==> flow/design.v <==
module control_unit(
    input clk, rst,
    output reg a_sel, b_sel, PP1_CE, PP2_CE, add, PR_CE, PI_CE
);
    parameter S1 = 3'b001,
              S2 = 3'b010,
              S3 = 3'b011,
              S4 = 3'b100,
              S5 = 3'b101;
    reg [2:0] state, next;
    always @(posedge clk or posedge rst) begin
        if (rst)
            state <= S1;
        else
            state <= next;
    end
    always @(*) begin
        next = S1;
        PP1_CE = 0;
        PP2_CE = 0;
        add = 0;
        PR_CE = 0;
        PI_CE = 0;
        a_sel = 0;
        b_sel = 0;
        case (state) 
            S1: begin
					if(!rst)
                next = S2;
                PP1_CE = 1;
            end
            S2: begin
                next = S3;
                a_sel = 1;
                b_sel = 1;					 
                PP2_CE = 1;
            end
            S3: begin
                next = S4;
                b_sel = 1;
                PP1_CE = 1;					
                add = 1;
                PR_CE = 1;
            end
            S4: begin
                next = S5;
                a_sel = 1;
                PP2_CE = 1;
            end
            S5: begin
                next = S1;
                PI_CE = 1;
            end
        endcase
    end
endmodule
module datapath(
    input clk, rst,
    input a_sel, b_sel, PP1_CE, PP2_CE, add, PR_CE, PI_CE,
    input [11:0] ar, ai, br, bi,
    output reg [23:0] Pr, Pi
);
    wire [11:0] a_mux, b_mux;
    reg [23:0] PP1, PP2, PPs;
    wire [23:0] pro;
    assign a_mux = a_sel ? ai : ar;
    assign b_mux = b_sel ? bi : br;
    assign pro = a_mux * b_mux;  
    always @(posedge clk or posedge rst) begin
        if (rst) begin
            PP1 <= 0;
            PP2 <= 0;
        end else begin
            if (PP1_CE) 
                PP1 <= pro;
            if (PP2_CE) 
                PP2 <= pro;
        end
    end
    always @(*) begin
        if (!add)
            PPs = PP1 + PP2;
        else
            PPs = PP1 - PP2;
    end
    always @(posedge clk or posedge rst) begin
        if (rst) begin
            Pr <= 0;
            Pi <= 0;
        end else begin
            if (PR_CE) 
                Pr <= PPs;
            if (PI_CE) 
                Pi <= PPs;
        end
    end
endmodule
module top(
    input rst, clk,
    input [11:0] ar, ai, br, bi,
    output [23:0] Pi, Pr
);
    wire PP1_CE, PP2_CE, a_sel, b_sel, add, PI_CE, PR_CE;
    control_unit uut1(
        .clk(clk),
        .rst(rst),
        .a_sel(a_sel),
        .b_sel(b_sel),
        .PP1_CE(PP1_CE),
        .PP2_CE(PP2_CE),
        .add(add),
        .PR_CE(PR_CE),
        .PI_CE(PI_CE)
    );
    datapath uut2(
        .clk(clk),
        .rst(rst),
        .a_sel(a_sel),
        .b_sel(b_sel),
        .PP1_CE(PP1_CE),
        .PP2_CE(PP2_CE),
        .add(add),
        .PR_CE(PR_CE),
        .PI_CE(PI_CE),
        .ar(ar),
        .ai(ai),
        .br(br),
        .bi(bi),
        .Pr(Pr),
        .Pi(Pi)
    );
endmodule
# ---- Reports on top
# What the tools print for top, step after step.
# Lines are those of the file above, counted from 1.
# Cell names lack the library's common part.
# Not given: --
dict set report inputs {
  top {top}
  clock {clk}
  lib {sky130hd}
  corner {tt_025C_1v80}
}

# ---- Elaborated design
# Yosys after proc, flatten, opt, wreduce and memory -nomap, before mapping. Enables and synchronous resets that opt folds into registers are not counted as muxes. Memory bits, and registers merged into a memory's read port (data or address), are not among the register bits. Print and check cells are not counted. Equal cells are merged and count once.
dict set report classes {
  n_mul 1
  reduce_and_logical 3
  mux 10
  eq_ne 5
  add_sub_neg 2
}
# operator n
set op_table {}
lappend op_table {{12-bit by 12-bit multiplier with 24-bit output} 1}
lappend op_table {{24-bit adder} 1}
lappend op_table {{24-bit subtractor} 1}
lappend op_table {{24-bit two-way mux} 1}
lappend op_table {{12-bit two-way mux} 2}
lappend op_table {{3-bit parallel mux with 4-bit select} 1}
lappend op_table {{2-bit OR reduction} 3}
lappend op_table {{3-bit by 2-bit == test with 1-bit output with constant B} 2}
lappend op_table {{3-bit == test with constant B} 2}
lappend op_table {{1-bit two-way mux} 5}
lappend op_table {{3-bit by 1-bit == test with 1-bit output with constant B} 1}
lappend op_table {{2-bit two-way mux} 1}
dict set report bits {
  regBits 99
  output_inout_bits 48
  in_bits 50
  wordCells 26
}

# ---- Longest topological paths
# Longest topological path by Yosys (ltp), each cell counted once; first at word level (registers and memories cut), then after technology mapping (sequential cells cut; the memories' decode and read muxes count).
dict set report depth {
  depth_word 5
  ABC_AREA 1
  ltp_mapped 28
  depth_no_buf 27
}

# ---- After synthesis
# The flow's flattened synthesis, as Yosys stat reports it; memories are mapped. The netlist is that of the ABC_AREA named above (0 if unset); the other value can give another one.
# type n type_area_um2
set by_type {}
lappend by_type {dfrtp_1 100 2502.4}
lappend by_type {fa_1 101 2.02E+03}
lappend by_type {nand2_1 507 1.9E+03}
lappend by_type {inv_1 304 1.14E+03}
lappend by_type {ha_1 86 1.08E+03}
lappend by_type {nor2_1 132 495.475}
lappend by_type {nand3_1 94 470.451}
lappend by_type {o21ai_0 51 255.245}
lappend by_type {xor2_1 20 175.168}
lappend by_type {o21ai_2 19 166.41}
lappend by_type {xnor2_1 18 157.651}
lappend by_type {a21oi_1 30 150.144}
lappend by_type {nand3b_1 11 82.579}
lappend by_type {nand4_1 12 75.072}
lappend by_type {nor2_2 10 62.56}
lappend by_type {buf_2 11 55.053}
lappend by_type {clkbuf_1 12 45.043}
lappend by_type {nand2_2 7 43.792}
# Not listed: further types 23, cells in them 56.
dict set report mapped {
  flip_flops 101
  mapped_cells 1581
  seq_area_um2 2528.7
  mapped_area_um2 11259.5
  buffers 29
}

# ---- Timing after synthesis
# OpenSTA on the mapped netlist: ideal clock, no wires. The path of least setup slack (recovery checks aside). Input and output delay are each 20% of the period. Register names are those of the netlist, which keeps one name where synthesis merged equal registers.
dict set report synth_timing {
  path_kind {input to register}
  start {input bi[3]}
  end {register uut2.PP2[17]}
  in_delay_ps 1400
  setup_time_ps 118
  required_ps 6882
  path_slack_ps 1235
  launch_ps 1400
  arrival_ps 5647
  stages 22
  path_delay_ps 4365
  period_ps 7000
  path_buffers 0
  period_less_setup_slack_ps 5765
}
# "path_delay_ps" is the arrival time less input delay plus setup time.
# "stages" counts driving pins, that of a launching flip-flop among them; a cell with two outputs on the path counts twice.
# "period_less_setup_slack_ps" is the clock period less the worst setup slack; recovery checks do not enter. This is arithmetic on one report: input and output delays are still those of the set period (20% each).
# Between the ends stands the longest chain of elaborated cells between them, by number of cells; it is not shown to be the way that was timed. Of several equally long chains one is given.
# A line is the first line of the expression or statement that the cell stems from. Yosys adds cells for indexed reads and writes and turns some case tables into memories.
dict set report synth_via {
  cell_sequence {inv_1 o21ai_2 nand2_1 fa_1 inv_1 fa_1 inv_1 fa_1 inv_1 fa_1 inv_1 fa_1 inv_1 ha_1 a21oi_1 nor2_1 nor2_1 nor2_1 nor2_1 nand3b_1 nand3_1 nand2_1}
  elab_chain_len 2
  cells_between 2
  cone_lines 2
  classes_between {1 x mul; 1 x mux}
}
# element line_no
set synth_lines {}
lappend synth_lines {{start: declaration} 100} ;# input [11:0] ar, ai, br, bi,
lappend synth_lines {{12-bit two-way mux} 67} ;# assign b_mux = b_sel ? bi : br;
lappend synth_lines {{12-bit by 12-bit multiplier with 24-bit output} 68} ;# assign pro = a_mux * b_mux;
lappend synth_lines {{end: assignment} 72} ;# PP2 <= 0;
lappend synth_lines {{end: assignment} 77} ;# PP2 <= pro;
lappend synth_lines {{end: declaration} 64} ;# reg [23:0] PP1, PP2, PPs;

# ---- Path in the finished layout
# Path of least setup slack in the final report of run A (OpenROAD, finished layout, wires in). Where an end is a register, its clock arrival counts in the times.
# The path's times are printed in steps of 10 ps; the period is the one set.
dict set report layout_timing {
  path_kind {register to register}
  start {register uut1.state}
  end {register uut2.PP2[15]}
  stages 25
  path_slack_ps -60
  period_ps 5280
  setup_time_ps 100
  arrival_ps 5600
  path_buffers 4
  required_ps 5540
  launch_ps 370
}
# Where an end lacks its bit number, it is one bit of the signal, or one of the new flip-flops if synthesis recoded a state register.
dict set report layout_via {
  cell_sequence {dfrtp_2 nor2_4 buf_12 buf_12 buf_12 buf_4 o21ai_4 nand2_2 fa_1 inv_2 fa_1 fa_2 fa_1 inv_1 fa_1 inv_2 ha_4 nand2_4 nor2_4 inv_2 nor2_4 a21oi_2 or2_1 nand3_2 nand2_1}
}
# element line_no
set layout_lines {}
lappend layout_lines {{start: declaration} 10} ;# reg [2:0] state, next;
lappend layout_lines {{start: assignment} 13} ;# state <= S1;
lappend layout_lines {{start: assignment} 15} ;# state <= next;
lappend layout_lines {{end: assignment} 72} ;# PP2 <= 0;
lappend layout_lines {{end: assignment} 77} ;# PP2 <= pro;
lappend layout_lines {{end: declaration} 64} ;# reg [23:0] PP1, PP2, PPs;
# Chain of elaborated cells between the ends: none given.

Add stored flow runs of top

Settings and measured results of 3 stored flow runs for module top (sky130hd), not sorted in any way. The constraints put input and output delay at 20% of the set period each and load the outputs with 0.01 pF.
By "achieved_period_ps" is meant the clock period of the run minus its worst setup slack. This is arithmetic on one report: input and output delays are still those of the set period (20% each).
By "worstPathTime_ps" is meant the share of the clock period that the worst setup path is allowed (20% is reserved at inputs, 20% at outputs), minus its slack. Clock arrival times at its registers enter into it.
"worstPathTime_ps" is known to 10 ps.

[flow] run A: files
==> flow/run.sh <==
#!/bin/bash
# the make line also repeats the synthesis and layout settings of config.mk as NAME=value (left out here)
make -C /OpenROAD-flow-scripts/flow DESIGN_CONFIG=/design/flow/config.mk WORK_HOME=/design/flow/orfs CLKGATE_MAP_FILE= finish
==> flow/config.mk <==
export PLATFORM = sky130hd
export DESIGN_NAME = top
export DESIGN_NICKNAME = top
export VERILOG_FILES = /design/flow/design.v
export SDC_FILE = /design/flow/constraint.sdc
export NUM_CORES = 4
export LEC_CHECK = 0
export ABC_AREA = 1
export CAP_MARGIN = 40
export CELL_PAD_IN_SITES_DETAIL_PLACEMENT = 2
export CELL_PAD_IN_SITES_GLOBAL_PLACEMENT = 2
export CORE_MARGIN = 6
export CORE_UTILIZATION = 17
export CTS_CLUSTER_DIAMETER = 380
export GPL_ROUTABILITY_DRIVEN = 0
export GPL_TIMING_DRIVEN = 0
export HOLD_SLACK_MARGIN = 0.28
export MAX_ROUTING_LAYER = met4
export PLACE_DENSITY_LB_ADDON = 0.05
export SETUP_SLACK_MARGIN = 1.26
export SLEW_MARGIN = 20
export TNS_END_PERCENT = 55
==> flow/constraint.sdc <==
create_clock -name core_clock -period 5.28 [get_ports {clk}]
set_input_delay 1.0560 -clock core_clock [delete_from_list [all_inputs] [get_ports {clk}]]
set_output_delay 1.0560 -clock core_clock [all_outputs]
set_load 0.01 [all_outputs]

[flow] run A: metrics
[metrics] worst_setup_slack_ps = -59
[metrics] timing.hold.ws_ps = 440
[metrics] setup_tns_ps = -327
[metrics] finish.stdcell_area_um2 = 16231.8
[metrics] die_um2 = 72552.1
[metrics] worstPathTime_ps = 5340
[metrics] worst_setup_path_type = register to register
[metrics] synthArea_um2 = 11259.5
[metrics] layout_utilization_pct = 25.0
[metrics] achieved_period_ps = 5339

[flow] run B: files
==> flow/run.sh <==
#!/bin/bash
# the make line also repeats the synthesis and layout settings of config.mk as NAME=value (left out here)
make -C /OpenROAD-flow-scripts/flow DESIGN_CONFIG=/design/flow/config.mk WORK_HOME=/design/flow/orfs CLKGATE_MAP_FILE= finish
==> flow/config.mk <==
export PLATFORM = sky130hd
export DESIGN_NAME = top
export DESIGN_NICKNAME = top
export VERILOG_FILES = /design/flow/design.v
export SDC_FILE = /design/flow/constraint.sdc
export NUM_CORES = 4
export LEC_CHECK = 0
export ABC_AREA = 1
export CAP_MARGIN = 40
export CELL_PAD_IN_SITES_DETAIL_PLACEMENT = 2
export CELL_PAD_IN_SITES_GLOBAL_PLACEMENT = 2
export CORE_MARGIN = 6
export CORE_UTILIZATION = 70
export CTS_CLUSTER_DIAMETER = 380
export GPL_ROUTABILITY_DRIVEN = 1
export GPL_TIMING_DRIVEN = 1
export HOLD_SLACK_MARGIN = 0.28
export MAX_ROUTING_LAYER = met4
export PLACE_DENSITY_LB_ADDON = 0.05
export SETUP_SLACK_MARGIN = 1.26
export SLEW_MARGIN = 20
export TNS_END_PERCENT = 55
==> flow/constraint.sdc <==
create_clock -name core_clock -period 5.28 [get_ports {clk}]
set_input_delay 1.0560 -clock core_clock [delete_from_list [all_inputs] [get_ports {clk}]]
set_output_delay 1.0560 -clock core_clock [all_outputs]
set_load 0.01 [all_outputs]

[flow] run B: not finished: placement ended with error FLW-0024

[flow] run C: files
==> flow/run.sh <==
#!/bin/bash
# the make line also repeats the synthesis and layout settings of config.mk as NAME=value (left out here)
make -C /OpenROAD-flow-scripts/flow DESIGN_CONFIG=/design/flow/config.mk WORK_HOME=/design/flow/orfs CLKGATE_MAP_FILE= finish
==> flow/config.mk <==
export PLATFORM = sky130hd
export DESIGN_NAME = top
export DESIGN_NICKNAME = top
export VERILOG_FILES = /design/flow/design.v
export SDC_FILE = /design/flow/constraint.sdc
export NUM_CORES = 4
export LEC_CHECK = 0
export CAP_MARGIN = 20
export CORE_MARGIN = 5
export CORE_UTILIZATION = 31
export CTS_CLUSTER_SIZE = 39
export MAX_ROUTING_LAYER = met4
export SLEW_MARGIN = 20
export TNS_END_PERCENT = 50
==> flow/constraint.sdc <==
create_clock -name core_clock -period 7.0 [get_ports {clk}]
set_input_delay 1.4000 -clock core_clock [delete_from_list [all_inputs] [get_ports {clk}]]
set_output_delay 1.4000 -clock core_clock [all_outputs]
set_load 0.01 [all_outputs]

[flow] run C: metrics
[metrics] worst_setup_slack_ps = 396
[metrics] timing.hold.ws_ps = 470
[metrics] setup_tns_ps = 0
[metrics] finish.stdcell_area_um2 = 12695.9
[metrics] die_um2 = 37894.5
[metrics] worstPathTime_ps = 5200
[metrics] worst_setup_path_type = input to register
[metrics] synthArea_um2 = 10571.4
[metrics] layout_utilization_pct = 37.8
[metrics] achieved_period_ps = 6604
